==> flow/design.v <==
module dht11_reader (
  input rst_n,           
  input wire en,         
  input wire clk,        
  output reg [7:0] humidity,
  output reg [7:0] temperature,
  output wire data_ready
);
  reg [31:0] counter;    
  assign data_ready = 1'b0;
  always @(posedge clk or negedge rst_n) begin
    if (!rst_n) begin
      humidity <= 8'h28;
      temperature <= 8'h21;
      counter <= 0;
    end else if (en) begin
      counter <= counter + 1;
      if (counter >= 3_000_000) begin  
        counter <= 0;
        if (temperature < 35) begin
          temperature <= temperature + 1;
        end else begin
          temperature <= 30;
        end
        if (humidity < 45) begin
          humidity <= humidity + 1;
        end else begin
          humidity <= 40;
        end
      end
    end
  end
endmodule
module uart_tx(
  input  wire clk,               
  input  wire rst_n,             
  input  wire tx_start,          
  input  wire [7:0] tx_data,     
  output reg tx,                 
  output reg tx_done,            
  output reg tx_busy             
);
  parameter CLK_FREQ = 1_000_000;  
  parameter BAUD_RATE = 9600;
  localparam BIT_PERIOD = CLK_FREQ / BAUD_RATE;  
  reg [3:0] bit_index;      
  reg [15:0] clk_count;     
  reg [9:0] tx_shift_reg;   
  always @(posedge clk or negedge rst_n) begin
    if (!rst_n) begin
      tx <= 1;           
      tx_busy <= 0;
      bit_index <= 0;
      clk_count <= 0;
      tx_done <= 0;
    end else begin
      if (tx_start && !tx_busy) begin
        tx_shift_reg <= {1'b1, tx_data, 1'b0};  
        tx_busy <= 1'b1;
        bit_index <= 0;
        clk_count <= 0;
        tx_done <= 0;
      end
      if (tx_busy) begin
        if (clk_count < BIT_PERIOD - 1) begin
          clk_count <= clk_count + 1;
        end else begin
          clk_count <= 0;
          tx <= tx_shift_reg[bit_index];  
          bit_index <= bit_index + 1;
          if (bit_index == 9) begin
            tx_busy <= 1'b0;  
            tx_done <= 1;
          end
        end
      end
    end
  end
endmodule
module uart_rx (
  input wire clk,              
  input wire rst_n,            
  input wire rx,               
  output reg [7:0] data_out,   
  output reg rx_busy,          
  output reg done              
);
  parameter CLK_FREQ = 1_000_000;                  
  parameter BAUD_RATE = 9600;
  localparam BIT_PERIOD = CLK_FREQ / BAUD_RATE;    
  reg [9:0] rx_shift_reg;    
  reg [3:0] bit_index;       
  reg [15:0] clk_count;      
  always @(posedge clk or negedge rst_n) begin
    if (!rst_n) begin
      rx_busy <= 0;
      clk_count <= 0;
      bit_index <= 0;
      done <= 1'b0;  
    end else begin
      if (!rx_busy && !rx) begin
        rx_busy <= 1'b1;
        done <= 1'b0;
        clk_count <= BIT_PERIOD / 2;  
        bit_index <= 0;
      end
      if (rx_busy) begin
        if (clk_count < BIT_PERIOD - 1) begin
          clk_count <= clk_count + 1;
        end else begin
          clk_count <= 0;
          rx_shift_reg[bit_index] <= rx;  
          bit_index <= bit_index + 1;
          if (bit_index == 9) begin
            if (rx == 1'b1) begin  
              rx_busy <= 1'b0;
              done <= 1'b1;  
              data_out <= rx_shift_reg[8:1];  
            end else begin
              rx_busy <= 1'b0;  
              done <= 1'b0;
            end
          end
        end
      end else begin
        if (done) begin
          done <= 1'b0;  
        end
      end
    end
  end
endmodule
module uart_string(
  input wire clk_1Mhz,
  input wire rst_n,
  input wire [7: 0] temperature, 
  input wire [7: 0] humidity, 
  input wire rx,
  output wire tx,
  input wire en_tx,
  output reg tx_msg_done,
  input wire fan_state,
  input wire hum_state,
  output reg [7:0] chr_cmd,
  output reg [7:0] chr_val0,
  output reg [7:0] chr_val1,
  output reg       rx_msg_done   
);
  localparam SEND_INTERVAL = 1_000_000;  
  localparam IDLE = 2'b00, LOAD = 2'b01, TRANSMIT = 2'b10, DONE = 2'b11;
  wire tx_done, rx_done;
  reg [3:0] tx_index;   
  reg [7:0] tx_data;
  reg send_start;
  reg [31:0] timer_count;  
  wire tx_busy;
  reg [7:0] tx_msg [0:8];  
  reg [1:0] TX_STATE;
  always @(posedge clk_1Mhz or negedge rst_n) begin
    if (!rst_n) begin
      tx_msg[0] <= 8'h53;  
      tx_msg[1] <= 8'h3A;  
      tx_msg[2] <= 8'h30;  
      tx_msg[3] <= 8'h30;  
      tx_msg[4] <= 8'h30;  
      tx_msg[5] <= 8'h30;  
      tx_msg[6] <= 8'h30;  
      tx_msg[7] <= 8'h30;  
      tx_msg[8] <= 8'h2F;  
      tx_msg_done <= 1'b0;
      tx_index <= 0;
      send_start <= 1'b0;
      timer_count <= 0;
      TX_STATE <= IDLE;
    end else if (en_tx) begin
      case (TX_STATE)
        IDLE: begin
          tx_msg_done <= 1'b0;  
          if (!tx_busy) begin
            if (timer_count == SEND_INTERVAL) begin
              timer_count <= 0;
              TX_STATE <= LOAD;
            end else begin
              timer_count <= timer_count + 1;
            end
          end
        end
        LOAD: begin
          if (tx_index == 0) begin
            tx_msg[2] <= temperature / 10 + 8'h30;
            tx_msg[3] <= temperature % 10 + 8'h30;
            tx_msg[4] <= humidity / 10 + 8'h30;
            tx_msg[5] <= humidity % 10 + 8'h30;
            tx_msg[6] <= fan_state ? 8'h31 : 8'h30;  
            tx_msg[7] <= hum_state ? 8'h31 : 8'h30;  
          end
          tx_data <= tx_msg[tx_index];  
          send_start <= 1'b1;           
          TX_STATE <= TRANSMIT;
        end
        TRANSMIT: begin
          if (tx_done) begin
            send_start <= 1'b0;         
            if (tx_index < 8) begin
              tx_index <= tx_index + 1;
              TX_STATE <= LOAD;        
            end else begin
              tx_index <= 0;
              TX_STATE <= DONE;        
            end
          end
        end
        DONE: begin
          tx_msg_done <= 1'b1;          
          TX_STATE <= IDLE;            
        end
      endcase
    end
  end
  wire [7:0] rx_data;
  wire rx_busy;
  reg [5:0] RX_STATE;
  always @(posedge clk_1Mhz or negedge rst_n) begin
    if (!rst_n) begin
      RX_STATE <= 0;       
      rx_msg_done <= 1'b0;    
    end else if (!rx_busy && rx_done) begin
      case (RX_STATE)
        0: begin
          if (rx_data == 8'h41 || rx_data == 8'h42 || rx_data == 8'h43
              || rx_data == 8'h44 || rx_data == 8'h4C) begin
            RX_STATE <= 1;
            chr_cmd <= rx_data;
            rx_msg_done <= 1'b0;
          end else begin
            RX_STATE <= 0;  
          end
        end
        1: begin
          if ((rx_data >= 8'h30 && rx_data <= 8'h39) || rx_data == 8'h2D) begin  
            RX_STATE <= 2;
            chr_val0 <= rx_data;
          end
        end
        2: begin
          if (rx_data == 8'h3A) begin  
            RX_STATE <= 3;
          end
        end
        3: begin
          if (rx_data >= 8'h30 && rx_data <= 8'h39) begin  
            RX_STATE <= 4;
            chr_val1 <= rx_data;
          end
        end
        4: begin
          if (rx_data == 8'h0A || rx_data == 8'h2A || rx_data == 8'h2F) begin
            rx_msg_done <= 1'b1;
            RX_STATE <= 0;
          end
        end
      endcase
    end
    else if (rx_busy && !rx_done) begin
      rx_msg_done <= 1'b0;
    end
  end
  uart_tx uart_tx_inst(
    .clk(clk_1Mhz),
    .rst_n(rst_n),
    .tx_start(send_start),
    .tx_data(tx_data),
    .tx(tx),
    .tx_busy(tx_busy),
    .tx_done(tx_done)
  );
  uart_rx uart_rx_inst (
    .clk(clk_1Mhz),
    .rst_n(rst_n),
    .rx(rx),
    .data_out(rx_data),
    .rx_busy(rx_busy),
    .done(rx_done)
  );
endmodule
module i2c_writeframe(
    input       clk_1MHz,                
    input       rst_n,                   
    input       en_write,                
    input       start_frame,             
    input       stop_frame,              
    input [7:0] data,                    
    input       sda_in,                  
    output      sda_oe,                  
    output reg  scl,                     
    output      done,                    
    output reg  sda_en                   
);
    localparam  DELAY       = 10;        
    reg [20:0]  cnt;                     
    reg         cnt_clr;                 
    localparam  WaitEn      = 0,         
                PreStart    = 1,         
                Start       = 2,         
                AfterStart  = 3,         
                PreWrite    = 4,         
                WriteLow    = 5,         
                WriteHigh   = 6,         
                WriteDone   = 7,         
                WaitAck     = 8,         
                Ack1        = 9,         
                Ack2        = 10,        
                AckDone     = 11,        
                PreStop     = 12,        
                Stop        = 13,        
                Done        = 14;        
    reg [3:0]   state, next_state;
    reg [3:0]   bit_cnt;                 
    wire [2:0]  bit_idx = bit_cnt - 1'b1;    
    reg         sda_out;                 
    assign sda_oe = sda_en & ~sda_out;
    always @(posedge clk_1MHz, negedge rst_n) begin
        if (!rst_n)
            cnt <= 21'd0;
        else if (cnt_clr)
            cnt <= 21'd0;
        else
            cnt <= cnt + 1'b1;
    end
    always @(posedge clk_1MHz, negedge rst_n) begin
        if (!rst_n)
            state <= WaitEn;
        else
            state <= next_state;
    end
    always @(*) begin
        if (!rst_n)
            next_state = WaitEn;             
        else begin
            case (state)
                WaitEn:     next_state = en_write ? (start_frame ? PreStart : PreWrite) : WaitEn;
                PreStart:   next_state = (cnt == DELAY) ? Start : PreStart;
                Start:      next_state = (cnt == DELAY) ? AfterStart : Start;
                AfterStart: next_state = (cnt == DELAY) ? WriteLow : AfterStart;
                PreWrite:   next_state = (cnt == DELAY) ? WriteLow : PreWrite;
                WriteLow:   next_state = (cnt == DELAY) ? WriteHigh : WriteLow;
                WriteHigh:  next_state = (cnt == DELAY && bit_cnt == 4'd8) ? WriteDone : ((cnt == DELAY) ? WriteLow : WriteHigh);
                WriteDone:  next_state = (cnt == DELAY) ? WaitAck : WriteDone;
                WaitAck:    next_state = (sda_in == 1'b0) ? Ack1 : WaitAck;
                Ack1:       next_state = (cnt == DELAY) ? Ack2 : Ack1;
                Ack2:       next_state = (cnt == DELAY) ? AckDone : Ack2;
                AckDone:    next_state = (cnt == DELAY) ? (stop_frame ? PreStop : Done) : AckDone;
                PreStop:    next_state = (cnt == DELAY) ? Stop : PreStop;
                Stop:       next_state = (cnt == DELAY) ? Done : Stop;
                Done:       next_state = WaitEn;
                default:    next_state = WaitEn;
            endcase
        end
    end   
    always @(posedge clk_1MHz, negedge rst_n) begin
        if (!rst_n) begin                    
            sda_en  <= 1'b1;
            sda_out <= 1'b1;
            scl     <= 1'b1;
            cnt_clr <= 1'b1;
        end else begin
            case (state)
                WaitEn: begin
                    sda_en  <= 1'b1;         
                    cnt_clr <= 1'b1;         
                end
                PreStart: begin
                    sda_out <= 1'b1;                                 
                    scl     <= 1'b1;        
                    cnt_clr <= (cnt == DELAY-1) ? 1'b1 : 1'b0;       
                end
                Start: begin
                    sda_out <= 1'b0;                                 
                    cnt_clr <= (cnt == DELAY-1) ? 1'b1 : 1'b0;       
                end
                AfterStart: begin
                    scl     <= 1'b0;                                 
                    cnt_clr <= (cnt == DELAY-1) ? 1'b1 : 1'b0;       
                end
                PreWrite: begin
                    cnt_clr <= (cnt == DELAY-1) ? 1'b1 : 1'b0;       
                end
                WriteLow: begin
                    scl     <= 1'b0;                                 
                    sda_out <= data[3'd7-bit_idx];                   
                    cnt_clr <= (cnt == DELAY-1) ? 1'b1 : 1'b0;       
                end
                WriteHigh: begin
                    scl     <= 1'b1;                                 
                    cnt_clr <= (cnt == DELAY-1) ? 1'b1 : 1'b0;       
                end
                WriteDone: begin
                    scl     <= 1'b0;                                 
                    sda_en  <= 1'b0;                                 
                    cnt_clr <= (cnt == DELAY-1) ? 1'b1 : 1'b0;       
                end
                WaitAck: begin
                    cnt_clr <= 1'b1;                                 
                end
                Ack1: begin
                    scl     <= 1'b1;                                 
                    cnt_clr <= (cnt == DELAY-1) ? 1'b1 : 1'b0;       
                end
                Ack2: begin
                    scl     <= 1'b0;                                 
                    cnt_clr <= (cnt == DELAY-1) ? 1'b1 : 1'b0;       
                end
                AckDone: begin      
                    cnt_clr <= (cnt == DELAY-1) ? 1'b1 : 1'b0;       
                end
                PreStop: begin
                    scl     <= 1'b1;                                 
                    cnt_clr <= (cnt == DELAY-1) ? 1'b1 : 1'b0;       
                end   
                Stop: begin
                    sda_en  <= 1'b1;                                 
                    sda_out <= 1'b1;                                 
                    cnt_clr <= (cnt == DELAY-1) ? 1'b1 : 1'b0;       
                end
                Done: begin
                    cnt_clr <= 1'b1;                                 
                end
            endcase
        end
    end
    always @(posedge clk_1MHz, negedge rst_n) begin
        if (!rst_n)
            bit_cnt <= 4'd0;
        else begin
            case (state)
                WriteLow:   bit_cnt <= (cnt == 1'b0) ? bit_cnt + 1'b1 : bit_cnt;     
                WaitEn:     bit_cnt <= 4'd0;
                Done:       bit_cnt <= 4'd0;
                default:    bit_cnt <= bit_cnt;
            endcase
        end
    end
    assign done = (state == Done);
endmodule
module lcd_write_cmd_data(
    input       clk_1MHz,                    
    input       rst_n,                       
    input [7:0] data,                        
    input       cmd_data,                    
    input       ena,                         
    input [6:0] i2c_addr,                    
    input       sda_in,                      
    output      sda_oe,                      
    output      scl,                         
    output      done,                        
    output      sda_en
);
    localparam  DELAY               = 50;    
    reg [20:0]  cnt;                         
    reg         cnt_clr;                     
    localparam  WaitEn              = 0,     
                Write_Addr          = 1,     
                Wait_AddrDone       = 2,     
                Write_HighNibble1   = 3,     
                Wait_High1Done      = 4,     
                Delay_CMD1          = 5,     
                Write_HighNibble2   = 6,     
                Wait_High2Done      = 7,     
                Write_LowNibble1    = 8,     
                Wait_Low1Done       = 9,     
                Delay_CMD2          = 10,    
                Write_LowNibble2    = 11,    
                Wait_Low2Done       = 12,    
                Done                = 13;    
    reg [3:0]   state, next_state;
    reg         en_write;                    
    wire        en_i2cwrite = en_write;
    wire        i2c_done;                    
    reg [7:0]   i2c_data;                    
    reg         start_frame;                 
    reg         stop_frame;                  
    always @(posedge clk_1MHz, negedge rst_n) begin
        if (!rst_n)
            cnt <= 21'd0;
        else if (cnt_clr)
            cnt <= 21'd0;
        else
            cnt <= cnt + 1'b1;
    end
    always @(posedge clk_1MHz, negedge rst_n) begin
        if (!rst_n)
            state <= WaitEn;
        else
            state <= next_state;
    end
    always @(*) begin
        if (!rst_n)
            next_state = WaitEn;                 
        else begin
            case (state)
                WaitEn:             next_state = ena ? Write_Addr : WaitEn;
                Write_Addr:         next_state = Wait_AddrDone;
                Wait_AddrDone:      next_state = i2c_done ? Write_HighNibble1 : Wait_AddrDone;
                Write_HighNibble1:  next_state = Wait_High1Done;
                Wait_High1Done:     next_state = i2c_done ? Delay_CMD1 : Wait_High1Done;
                Delay_CMD1:         next_state = (cnt == DELAY) ? Write_HighNibble2 : Delay_CMD1;
                Write_HighNibble2:  next_state = Wait_High2Done;
                Wait_High2Done:     next_state = i2c_done ? Write_LowNibble1 : Wait_High2Done;
                Write_LowNibble1:   next_state = Wait_Low1Done;
                Wait_Low1Done:      next_state = i2c_done ? Delay_CMD2 : Wait_Low1Done;
                Delay_CMD2:         next_state = (cnt == DELAY) ? Write_LowNibble2 : Delay_CMD2;
                Write_LowNibble2:   next_state = Wait_Low2Done;
                Wait_Low2Done:      next_state = i2c_done ? Done : Wait_Low2Done;
                Done:               next_state = WaitEn;
                default:            next_state = WaitEn;
            endcase
        end
    end
    always @(posedge clk_1MHz, negedge rst_n) begin
        if (!rst_n) begin                    
            i2c_data <= 8'd0;
            en_write <= 1'b0;
            cnt_clr  <= 1'b1;
        end else begin
            case (state)
                WaitEn: begin
                    i2c_data    <= 8'd0;
                    en_write    <= 1'b0;
                    cnt_clr     <= 1'b1;
                end
                Write_Addr: begin
                    start_frame <= 1'b1;                 
                    stop_frame  <= 1'b0;
                    i2c_data    <= {i2c_addr, 1'b0};     
                    en_write    <= 1'b1;                 
                end
                Wait_AddrDone: begin
                    en_write    <= 1'b0;                 
                end
                Write_HighNibble1: begin
                    start_frame <= 1'b0;
                    stop_frame  <= 1'b0;
                    i2c_data    <= (data & 8'hF0) | 8'h0C | cmd_data;
                    en_write    <= 1'b1;                 
                end
                Wait_High1Done: begin
                    en_write    <= 1'b0;                 
                end
                Delay_CMD1: begin
                    cnt_clr     <= 1'b0;                 
                end
                Write_HighNibble2: begin
                    start_frame <= 1'b0;
                    stop_frame  <= 1'b0;
                    i2c_data    <= ((data & 8'hF0) | 8'h0C | cmd_data) & 8'hFB;
                    en_write    <= 1'b1;                 
                    cnt_clr     <= 1'b1;                 
                end
                Wait_High2Done: begin
                    en_write    <= 1'b0;                 
                end
                Write_LowNibble1: begin              
                    start_frame <= 1'b0;
                    stop_frame  <= 1'b0;
                    i2c_data    <= ((data & 8'h0F) << 4) | 8'h0C | cmd_data;
                    en_write    <= 1'b1;                
                end
                Wait_Low1Done: begin
                    en_write    <= 1'b0;                 
                end
                Delay_CMD2: begin
                    cnt_clr     <= 1'b0;                 
                end
                Write_LowNibble2: begin
                    start_frame <= 1'b0;
                    stop_frame  <= 1'b1;                 
                    i2c_data    <= (((data & 8'h0F) << 4) | 8'h0C | cmd_data) & 8'hFB;
                    en_write    <= 1'b1;                 
                    cnt_clr     <= 1'b1;                 
                end
                Wait_Low2Done: begin
                    en_write    <= 1'b0;                 
                end
            endcase
        end
    end
    assign done = (state == Done);
    i2c_writeframe i2c_writframe_inst(
        .clk_1MHz   (clk_1MHz),
        .rst_n      (rst_n),
        .en_write   (en_i2cwrite),
        .start_frame(start_frame),
        .stop_frame (stop_frame),
        .data       (i2c_data),
        .sda_in     (sda_in),
        .sda_oe     (sda_oe),
        .scl        (scl),
        .done       (i2c_done),
        .sda_en     (sda_en)
    );
endmodule
module lcd_display(
    input           clk_1MHz,                
    input           rst_n,                   
    input           ena,                     
    input           done_write,              
    input  [127:0]  row1,                    
    input  [127:0]  row2,                    
    output reg[7:0] data,                    
    output          cmd_data,                
    output reg      ena_write,               
    output          busy                     
);
    localparam  DELAY           = 50;        
    localparam  WaitEn          = 0,
                Write           = 1,
                WaitWrite       = 2,
                WaitDelay       = 3,
                Done            = 4;
    reg [2:0]   state, next_state;          
    reg [20:0]  cnt;                         
    reg         cnt_clr;                     
    wire [7:0]  cmd_data_array [0:39];
    assign cmd_data_array[0]    = 8'h02;     
    assign cmd_data_array[1]    = 8'h28;     
    assign cmd_data_array[2]    = 8'h0C;     
    assign cmd_data_array[3]    = 8'h06;     
    assign cmd_data_array[4]    = 8'h01;     
    assign cmd_data_array[5]    = 8'h80;     
    assign cmd_data_array[22]   = 8'hC0;     
    assign cmd_data_array[39]   = 8'h00;     
    generate
        genvar i;
        for (i = 1; i < 17; i=i+1) begin: for_name
            assign cmd_data_array[22-i] = row1[(i*8)-1:i*8-8];       
            assign cmd_data_array[39-i] = row2[(i*8)-1:i*8-8];       
        end
    endgenerate
    reg [5:0]   ptr;                         
    assign cmd_data = (ptr <= 6'd6 || ptr == 6'd23) ? 1'b0 : 1'b1;   
    assign busy = ~(state == WaitEn);
    always @(posedge clk_1MHz, negedge rst_n) begin
        if (!rst_n)
            cnt <= 21'd0;
        else if (cnt_clr)
            cnt <= 21'd0;
        else 
            cnt <= cnt + 1'b1;
    end
    always @(posedge clk_1MHz, negedge rst_n) begin
        if (!rst_n)
            state <= WaitEn;
        else
            state <= next_state;
    end
    always @(*) begin
        if (!rst_n)
            next_state = WaitEn;
        else begin
            case (state)
                WaitEn:     next_state = ena ? Write : WaitEn;
                Write:      next_state = WaitWrite;
                WaitWrite:  next_state = done_write ? WaitDelay : WaitWrite;
                WaitDelay:  next_state = (ptr == 6'd39) ? Done : ((cnt == DELAY) ? Write : WaitDelay);
                Done:       next_state = WaitEn;
                default:    next_state = WaitEn;
            endcase
        end
    end
    always @(posedge clk_1MHz, negedge rst_n) begin
        if (!rst_n) begin
            cnt_clr    <= 1'b1;
            ena_write  <= 1'b0;            
        end else begin
            case (state)
                WaitEn: begin
                    cnt_clr    <= 1'b1;                  
                    ena_write  <= 1'b0;                  
                end
                Write: begin
                    cnt_clr    <= 1'b1;                  
                    data       <= cmd_data_array[ptr];   
                    ena_write  <= 1'b1;                  
                end
                WaitWrite: begin
                    ena_write  <= 1'b0;                  
                end
                WaitDelay: begin
                    cnt_clr    <= 1'b0;
                end
            endcase
        end
    end
    always @(posedge clk_1MHz, negedge rst_n) begin
        if (!rst_n)
            ptr <= 6'd0;
        else if (state == WaitEn)
            ptr <= 6'd0;
        else if (state == Write)
            ptr <= ptr + 1'b1;
        else
            ptr <= ptr;
    end
endmodule
module lcd_16x2(
  input           clk_1MHz,
  input           rst_n,
  input           lcd_ena,
  input [127:0]   row1,
  input [127:0]   row2,
  output          busy,
  output          scl,
  input           sda_in,
  output          sda_oe,
  output          lcd_done
);
  localparam      i2c_addr = 7'h27;
  wire [7:0]      data;
  wire            cmd_data;
  wire            ena_write;
  lcd_display lcd_display_inst(
    .clk_1MHz           (clk_1MHz),
    .rst_n              (rst_n),
    .ena                (lcd_ena),
    .done_write         (lcd_done),
    .row1               (row1),
    .row2               (row2),
    .data               (data),
    .cmd_data           (cmd_data),
    .ena_write          (ena_write),
    .busy               (busy)
  );
  lcd_write_cmd_data lcd_write_cmd_data_inst(
    .clk_1MHz           (clk_1MHz),
    .rst_n              (rst_n),
    .data               (data),
    .cmd_data           (cmd_data),
    .ena                (ena_write),
    .i2c_addr           (i2c_addr),
    .sda_in             (sda_in),
    .sda_oe             (sda_oe),
    .scl                (scl),
    .done               (lcd_done)
  );
endmodule
module logic_controller(
  input   wire            clk,        
  input   wire            rst_n,
  input   wire  [7: 0]    temperature,
  input   wire  [7: 0]    humidity,
  output  reg             dht_en,
  input   wire            dht_data_ready,
  input   wire  [7:0]     chr_cmd,
  input   wire  [7:0]     chr_val0,
  input   wire  [7:0]     chr_val1,
  input   wire            rx_msg_done,
  input   wire            tx_msg_done,
  output  reg             en_tx,
  output  reg             lcd_en,    
  input   wire            lcd_done,  
  output  reg   [127:0]   lcd_row1,  
  output  reg   [127:0]   lcd_row2,  
  output  reg             led_fan,       
  output  reg             led_hum       
);
  localparam INTERVAL = 500_000;  
  integer interval_counter;
  reg [6:0] max_temp, min_temp, min_hum, max_hum;  
  reg [7:0] temp_tens, temp_units, humi_tens, humi_units;
  reg tick;  
  reg rx_msg_done_reg;
  always @(posedge clk or negedge rst_n) begin
    if (!rst_n) begin
      tick <= 1'b0;
      rx_msg_done_reg <= 1'b0;
      interval_counter <= 0;
      en_tx <= 1'b0;
      temp_tens <= 8'h00;
      temp_units <= 8'h00;
      humi_tens <= 8'h00;
      humi_units <= 8'h00;
      max_temp <= 34;  
      min_temp <= 1;  
      min_hum <= 42;  
      max_hum <= 63;  
      dht_en <= 1'b0;
      lcd_row1 <= "  Cold Storage  ";
      lcd_row2 <= "     Welcome    ";
      lcd_en <= 1'b1;
      led_fan <= 1'b0;
      led_hum <= 1'b0;
    end else begin
      if (lcd_done && lcd_en) begin
        lcd_en <= 1'b0;
      end
      if (interval_counter == INTERVAL) begin
        interval_counter <= 0;
        tick <= ~tick;
        if (tick) begin
          if (!dht_en) begin
            dht_en <= 1'b1;
          end
          en_tx <= 1'b1;
          update_leds();
          update_lcd();
        end else begin
          dht_en <= 1'b0;
        end
      end else begin
        interval_counter <= interval_counter + 1;
      end
      if (rx_msg_done && !rx_msg_done_reg) begin
        rx_msg_done_reg <= 1'b1;
        update_settings();
        if (chr_cmd != 8'h4C) begin  
          update_leds();
        end
      end else if (!rx_msg_done) begin
        rx_msg_done_reg <= 1'b0;
      end
      if (dht_en && dht_data_ready) begin
        dht_en <= 1'b0;
      end
      if (en_tx && tx_msg_done) begin
        en_tx <= 1'b0;
      end
    end
  end
  task update_settings;
    begin
      if (chr_cmd == 8'h4C) begin  
        led_fan <= (chr_val0 == 8'h31);  
        led_hum <= (chr_val1 == 8'h31);  
      end else if (chr_cmd == 8'h41) begin  
        if (chr_val0 == 8'h2D) begin  
          max_temp <= -1 * ((chr_val1 - 8'h30) * 10);
        end else begin
          max_temp <= ((chr_val0 - 8'h30) * 10) + (chr_val1 - 8'h30);
        end
      end else if (chr_cmd == 8'h42) begin  
        if (chr_val0 == 8'h2D) begin  
          min_temp <= -1 * ((chr_val1 - 8'h30) * 10);
        end else begin
          min_temp <= ((chr_val0 - 8'h30) * 10) + (chr_val1 - 8'h30);
        end
      end else if (chr_cmd == 8'h43) begin  
        if (chr_val0 == 8'h2D) begin  
          max_hum <= -1 * ((chr_val1 - 8'h30) * 10);
        end else begin
          max_hum <= ((chr_val0 - 8'h30) * 10) + (chr_val1 - 8'h30);
        end
      end else if (chr_cmd == 8'h44) begin  
        if (chr_val0 == 8'h2D) begin  
          min_hum <= -1 * ((chr_val1 - 8'h30) * 10);
        end else begin
          min_hum <= ((chr_val0 - 8'h30) * 10) + (chr_val1 - 8'h30);
        end
      end
      uart_rx_to_lcd();
    end
  endtask
  task update_leds;
    begin
      if (temperature > max_temp) begin
        led_fan <= 1'b1;  
      end else if (temperature < min_temp) begin
        led_fan <= 1'b0;  
      end else begin
        led_fan <= 1'b0;  
      end
      if (humidity < max_hum) begin
        led_hum <= 1'b1;  
      end else if (humidity > min_hum) begin
        led_hum <= 1'b0;  
      end else begin
        led_hum <= 1'b0;  
      end
    end
  endtask
  task update_lcd;
    begin
      temp_tens <= (temperature / 10) + 8'h30;   
      temp_units <= (temperature % 10) + 8'h30;  
      humi_tens <= (humidity / 10) + 8'h30;    
      humi_units <= (humidity % 10) + 8'h30;   
      if (temperature < 10) begin
        lcd_row1 <= { "Temp: 0", temp_units, " C      " };  
      end else begin
        lcd_row1 <= { "Temp: ", temp_tens, temp_units, " C      " };  
      end
      if (humidity < 10) begin
        lcd_row2 <= { "Humi: 0", humi_units, "%       " };   
      end else begin
        lcd_row2 <= { "Humi: ", humi_tens, humi_units, "%       " };   
      end
      lcd_en <= 1'b1;
    end
  endtask
  task uart_rx_to_lcd;
    begin
      lcd_row1 <= {"RX: ", chr_cmd, chr_val0, chr_val1, "         "};
      lcd_row2 <= {"Tem:", temp_tens, temp_units, "C Hum:", humi_tens, humi_units, "% "};
      interval_counter <= 0;  
      lcd_en <= 1'b1;
    end
  endtask
endmodule
module top_coldstorage(
  input         clk,           
  input         rst_n,         
  output        led_fan,       
  output        led_hum,       
  input         sda_lcd_in,
  output        sda_lcd_oe,
  output        scl_lcd,
  input         rx,
  output        tx
);
  wire clk_1MHz = clk;
  wire [127:0] lcd_row1, lcd_row2;
  wire lcd_en, lcd_done;
  wire [7:0] temperature, humidity;
  wire dht_en, dht_data_ready;
  wire [7:0] chr_cmd, chr_val0, chr_val1;
  wire rx_msg_done, en_tx, tx_msg_done;
  logic_controller logic_controller_inst(
    .clk(clk_1MHz),
    .rst_n(rst_n),
    .temperature(temperature),
    .humidity(humidity),
    .dht_en(dht_en),
    .dht_data_ready(dht_data_ready),
    .chr_cmd(chr_cmd),
    .chr_val0(chr_val0),
    .chr_val1(chr_val1),
    .en_tx(en_tx),
    .rx_msg_done(rx_msg_done),
    .tx_msg_done(tx_msg_done),
    .lcd_en(lcd_en),
    .lcd_done(lcd_done),
    .lcd_row1(lcd_row1),
    .lcd_row2(lcd_row2),
    .led_fan(led_fan),
    .led_hum(led_hum)
  );
  dht11_reader dht11_reader_inst(
    .clk(clk_1MHz),
    .rst_n(rst_n),
    .en(dht_en),
    .temperature(temperature),
    .humidity(humidity),
    .data_ready(dht_data_ready)
  );
  uart_string uart_string_inst(
    .clk_1Mhz(clk_1MHz),
    .rst_n(rst_n),
    .temperature(temperature),
    .humidity(humidity),
    .en_tx(en_tx),
    .tx_msg_done(tx_msg_done),
    .tx(tx),
    .rx(rx),
    .fan_state(led_fan),
    .hum_state(led_hum),
    .chr_cmd(chr_cmd),
    .chr_val0(chr_val0),
    .chr_val1(chr_val1),
    .rx_msg_done(rx_msg_done)
  );
  lcd_16x2 lcd_16x2_inst(
    .clk_1MHz(clk_1MHz),
    .rst_n(rst_n),
    .lcd_ena(lcd_en),
    .row1(lcd_row1),
    .row2(lcd_row2),
    .lcd_done(lcd_done),
    .sda_in(sda_lcd_in),
    .sda_oe(sda_lcd_oe),
    .scl(scl_lcd)
  );  
endmodule
Tool chain data of top_coldstorage. Tool output for the design above, in the order of the flow. Line numbers count from 1 in the design file above. Operators carry their Yosys type and port widths (W data, S select, Z words). Cell names lack the library's common part. Not given: -

Design top: top_coldstorage. Clock: clk. Cell library: sky130hd. Timing corner: tt_025C_1v80.

Word level. Source: Yosys, flattened and elaborated. Widths are those after wreduce. Registers that Yosys merges into a memory's read port (data or address) are not register bits. Print and check cells do not count.

The entry for output and inout bits reads 5. Elaborated cells: 495. Under bits of input ports stands 4. The entry for register bits after elaboration reads 697.

Add/sub/neg operators: 25. Reductions and logical operators: 95. Div/mod/pow operators: 4. For order comparisons the number is 13. The entry for muxes and demuxes reads 146. Under shifts and indexed selects stands 4. The entry for multiply operators reads 3. The figure for equal/unequal tests is 123. The entry for bitwise logic cells reads 14.

Operators by type and width (number): $mul A32 B31 Y6 const A (1); $mux W128 (6); $pmux W8 S40 (1); $div A8 B4 Y32 const B (2); $mod A8 B4 Y32 const B (2); $mux W80 (2); $mux W32 (4); $mul A32 B3 Y31 const B (1); $mul A32 B3 Y6 const B (1); $eq A6 B5 Y1 const B (16); $mux W16 (6); $eq A8 B7 Y1 const B (9); $pmux W8 S9 (1); $eq A4 B4 Y1 const B (17); $add A32 B1 Y32 const B (2); $eq A32 B20 Y1 const B (2); $add A21 B1 Y21 const B (3); $mux W21 (3); $mux W1 (62); $mux W4 (15); $eq A8 B6 Y1 const B (7); $pmux W4 S14 (1); $pmux W4 S13 (1); $eq A4 B3 Y1 const B (12); $eq A6 B4 Y1 const B (8); $eq A6 B6 Y1 const B (8); $pmux W8 S6 (1); $eq A21 B4 Y1 const B (2).

Not listed: further kinds 82, cells in them 231.

Logic depth. Longest topological path by Yosys (ltp), each cell counted once; first at word level (registers and memories cut), then after technology mapping (sequential cells cut; the memories' decode and read muxes count).

Under depth after elaboration stands 8. For ABC_AREA the number is 0. Under gate-level depth with buffers stands 22.

After synthesis. Source: synth_stat.txt of the flow (Yosys; design flattened, memories mapped). It holds for the ABC_AREA given above (unset counts as 0); a run with the other value may have another netlist. The area totals of this step are shown rounded.

Cells by type: dfrtp_1 (number 396, total area 9.91E+03 µm²); edfxtp_1 (number 66, total area 1.98E+03 µm²); dfstp_2 (number 62, total area 1.63E+03 µm²); nand2_1 (number 404, total area 1.52E+03 µm²); nor2_1 (number 322, total area 1.21E+03 µm²); o21ai_0 (number 213, total area 1.07E+03 µm²); ha_1 (number 84, total area 1.05E+03 µm²); a21oi_1 (number 149, total area 745.715 µm²); xor2_1 (number 82, total area 718.189 µm²); xnor2_1 (number 79, total area 691.914 µm²); nand3_1 (number 129, total area 645.619 µm²); clkbuf_1 (number 120, total area 450.432 µm²); inv_1 (number 110, total area 412.896 µm²); and3_1 (number 56, total area 350.336 µm²); nor3_1 (number 56, total area 280.269 µm²); nor4_1 (number 40, total area 250.24 µm²); nand4_1 (number 38, total area 237.728 µm²); a31oi_1 (number 33, total area 206.448 µm²).

Not listed: further types 85, cells in them 470.

The figure for synthesis area is 27300 µm². The entry for cells in the netlist reads 2909. Sequential part of the area: 13500 µm². Buffers: 141. For flip-flop cells the number is 524.

By module: a second synthesis without flattening, with its own total; a netlist apart from the flattened one above.

For cells (unflattened synthesis) the number is 3556. For area total of the unflattened synthesis the number is 32200 µm².

Each row is one instance without its submodules.

Modules: logic_controller (area 11200 µm², times used 1, cells 1310); uart_string (area 6580 µm², times used 1, cells 724); lcd_display (area 4410 µm², times used 1, cells 577); dht11_reader (area 2530 µm², times used 1, cells 265); i2c_writeframe (area 2250 µm², times used 1, cells 223); lcd_write_cmd_data (area 2130 µm², times used 1, cells 198); uart_rx (area 1750 µm², times used 1, cells 149); uart_tx (area 1340 µm², times used 1, cells 108); lcd_16x2 (area 7.5 µm², times used 1, cells 2); top_coldstorage (area 0.0 µm², times used 1, cells 0).

Path before layout. Source: OpenSTA report_checks on the synthesized netlist (no wires, ideal clock, input and output delay 20% of the period each), path of least setup slack; recovery checks are left aside. Register names are those of the netlist, which keeps one name where synthesis merged equal registers.

Path kind: register to register. From: reg dht11_reader_inst.humidity[5]. To: reg logic_controller_inst.humi_units[6]. Under path buffers stands 2. The figure for driving pins on the path is 23. Under slack stands 5.200 ns. For time at the first pin the number is 0.000 ns. For arrival time the number is 4.675 ns. The figure for clock period is 10.0 ns. For delay of the path the number is 4.800 ns. Data required time: 9.875 ns. The entry for synthesis period reached reads 4.8 ns.

"delay of the path" = arrival - input delay + setup time. "driving pins on the path": output pins that drive a net of the path, with the launching flip-flop's if there is one; two outputs of one cell count as two. "synthesis period reached" = period - worst setup slack (recovery checks aside). The figure is calculated, with input and output delays left at 20% of the set period. Between the ends stands the longest chain of elaborated cells between them, by number of cells; it is not shown to be the way that was timed. Of several equally long chains one is given. Each line given opens the expression or statement behind the cell; cells for indexed reads and writes are added by Yosys, which also makes memories of some case tables. A register here has more assigning lines than the two given.

Path through: dfstp_2 -> clkbuf_1 -> nor2_1 -> inv_1 -> ha_1 -> nand2b_1 -> o21ai_0 -> a211oi_1 -> a211o_1 -> a211oi_1 -> buf_2 -> mux2i_1 -> xor2_1 -> o311a_1 -> inv_1 -> a22oi_1 -> a31oi_1 -> ha_1 -> xnor2_1 -> xnor2_1 -> xnor2_1 -> xnor2_1 -> mux2_2. For cells in the longest elaborated chain the number is 2. For elaborated cells on any way between the ends the number is 2.

Ends and longest elaborated chain, after synthesis: from (decl) (line 5) `output reg [7:0] humidity,`; from (assign) (line 13) `humidity <= 8'h28;`; from (assign) (line 26) `humidity <= humidity + 1;`; $mod A8 B4 Y32 (line 885) `humi_units <= (humidity % 10) + 8'h30;`; $add A8 B6 Y8 (line 885); to (assign) (line 781) `humi_units <= 8'h00;`; to (decl) (line 769) `reg [7:0] temp_tens, temp_units, humi_tens, humi_units;`.

Path in the finished layout. Path of least setup slack in the final report of flow run A (OpenROAD, finished layout, wires in). Where an end is a register, its clock arrival counts in the times.

Path kind: register to register. From: reg dht11_reader_inst.humidity[5]. To: reg uart_string_inst.tx_msg[5][6]. For arrival time the number is 5.51 ns. Under slack stands 0.41 ns. Under path buffers stands 1. The figure for clock period is 5.41 ns. For time at the first pin the number is 0.63 ns. The figure for driving pins on the path is 22. Data required time: 5.93 ns.

Between the ends stands the longest chain of elaborated cells between them, by number of cells; it is not shown to be the way that was timed. Of several equally long chains one is given. A register here has more assigning lines than the two given.

Path through: dfstp_2 -> nor2_1 -> inv_1 -> ha_1 -> nand2b_1 -> o21ai_1 -> a211oi_1 -> a211o_1 -> a211oi_1 -> buf_4 -> mux2i_1 -> xor2_1 -> o311a_1 -> inv_1 -> a22oi_1 -> a31oi_1 -> ha_1 -> xnor2_1 -> xnor2_1 -> xnor2_1 -> xnor2_1 -> mux2_2. For cells in the longest elaborated chain the number is 2. For elaborated cells on any way between the ends the number is 2.

Ends and longest elaborated chain, post-layout: from (decl) (line 5) `output reg [7:0] humidity,`; from (assign) (line 13) `humidity <= 8'h28;`; from (assign) (line 26) `humidity <= humidity + 1;`; $mod A8 B4 Y32 (line 193) `tx_msg[5] <= humidity % 10 + 8'h30;`; $add A8 B6 Y8 (line 193); to (assign) (line 166) `tx_msg[5] <= 8'h30;`; to (assign) (line 193); to (decl) (line 157) `reg [7:0] tx_msg [0:8];`.

Data sheet: physical implementation of top_coldstorage

Below are 2 stored runs of the flow (Yosys, OpenROAD; platform sky130hd) on top_coldstorage, each with its settings and what was measured, unordered. Constraints: input delay and output delay 20% of the set period each, output load 0.01 pF. By "clock period achieved" is meant the clock period of the run minus its worst setup slack. This is arithmetic on one report: input and output delays are still those of the set period (20% each). By "total power of the final layout" is meant OpenSTA's value without simulated activity: inputs other than the clock are taken to toggle once in ten clock periods, and the tool carries that through the logic. Values from the reports are rounded here.

Files of flow run A:
==> flow/run.sh <==
#!/bin/bash
# the make line also repeats the synthesis and layout settings of config.mk as NAME=value (left out here)
make -C /OpenROAD-flow-scripts/flow DESIGN_CONFIG=/design/flow/config.mk WORK_HOME=/design/flow/orfs CLKGATE_MAP_FILE= finish
==> flow/config.mk <==
export PLATFORM = sky130hd
export DESIGN_NAME = top_coldstorage
export DESIGN_NICKNAME = top_coldstorage
export VERILOG_FILES = /design/flow/design.v
export SDC_FILE = /design/flow/constraint.sdc
export NUM_CORES = 4
export LEC_CHECK = 0
export CAP_MARGIN = 20
export CORE_MARGIN = 2
export CORE_UTILIZATION = 40
export SLEW_MARGIN = 20
==> flow/constraint.sdc <==
create_clock -name core_clock -period 5.41 [get_ports {clk}]
set_input_delay 1.0820 -clock core_clock [delete_from_list [all_inputs] [get_ports {clk}]]
set_output_delay 1.0820 -clock core_clock [all_outputs]
set_load 0.01 [all_outputs]

Results of flow run A. The netlist area reported by Yosys reads 27300 µm². The die area stands at 70200 µm². The measured std-cell area (final layout) is 30000 µm². The measured smallest setup slack is 0.412 ns. The measured post-route setup TNS is 0.000 ns. For the total power of the final layout the run shows 8310 uW. The clock period achieved is 4.998 ns.

Files of flow run B:
==> flow/run.sh <==
#!/bin/bash
# the make line also repeats the synthesis and layout settings of config.mk as NAME=value (left out here)
make -C /OpenROAD-flow-scripts/flow DESIGN_CONFIG=/design/flow/config.mk WORK_HOME=/design/flow/orfs CLKGATE_MAP_FILE= finish
==> flow/config.mk <==
export PLATFORM = sky130hd
export DESIGN_NAME = top_coldstorage
export DESIGN_NICKNAME = top_coldstorage
export VERILOG_FILES = /design/flow/design.v
export SDC_FILE = /design/flow/constraint.sdc
export NUM_CORES = 4
export LEC_CHECK = 0
export ABC_AREA = 1
export CAP_MARGIN = 20
export CORE_MARGIN = 2
export CORE_UTILIZATION = 31
export CTS_CLUSTER_DIAMETER = 328
export CTS_CLUSTER_SIZE = 80
export GPL_ROUTABILITY_DRIVEN = 1
export PLACE_DENSITY = 0.53
export SLEW_MARGIN = 20
export TNS_END_PERCENT = 95
==> flow/constraint.sdc <==
create_clock -name core_clock -period 8.08 [get_ports {clk}]
set_input_delay 1.6160 -clock core_clock [delete_from_list [all_inputs] [get_ports {clk}]]
set_output_delay 1.6160 -clock core_clock [all_outputs]
set_load 0.01 [all_outputs]

Results of flow run B. The netlist area reported by Yosys reads 27000 µm². The die area stands at 89500 µm². The measured std-cell area (final layout) is 28800 µm². The measured smallest setup slack is 3.69 ns. The measured post-route setup TNS is 0.000 ns. For the total power of the final layout the run shows 4810 uW. The clock period achieved is 4.394 ns.
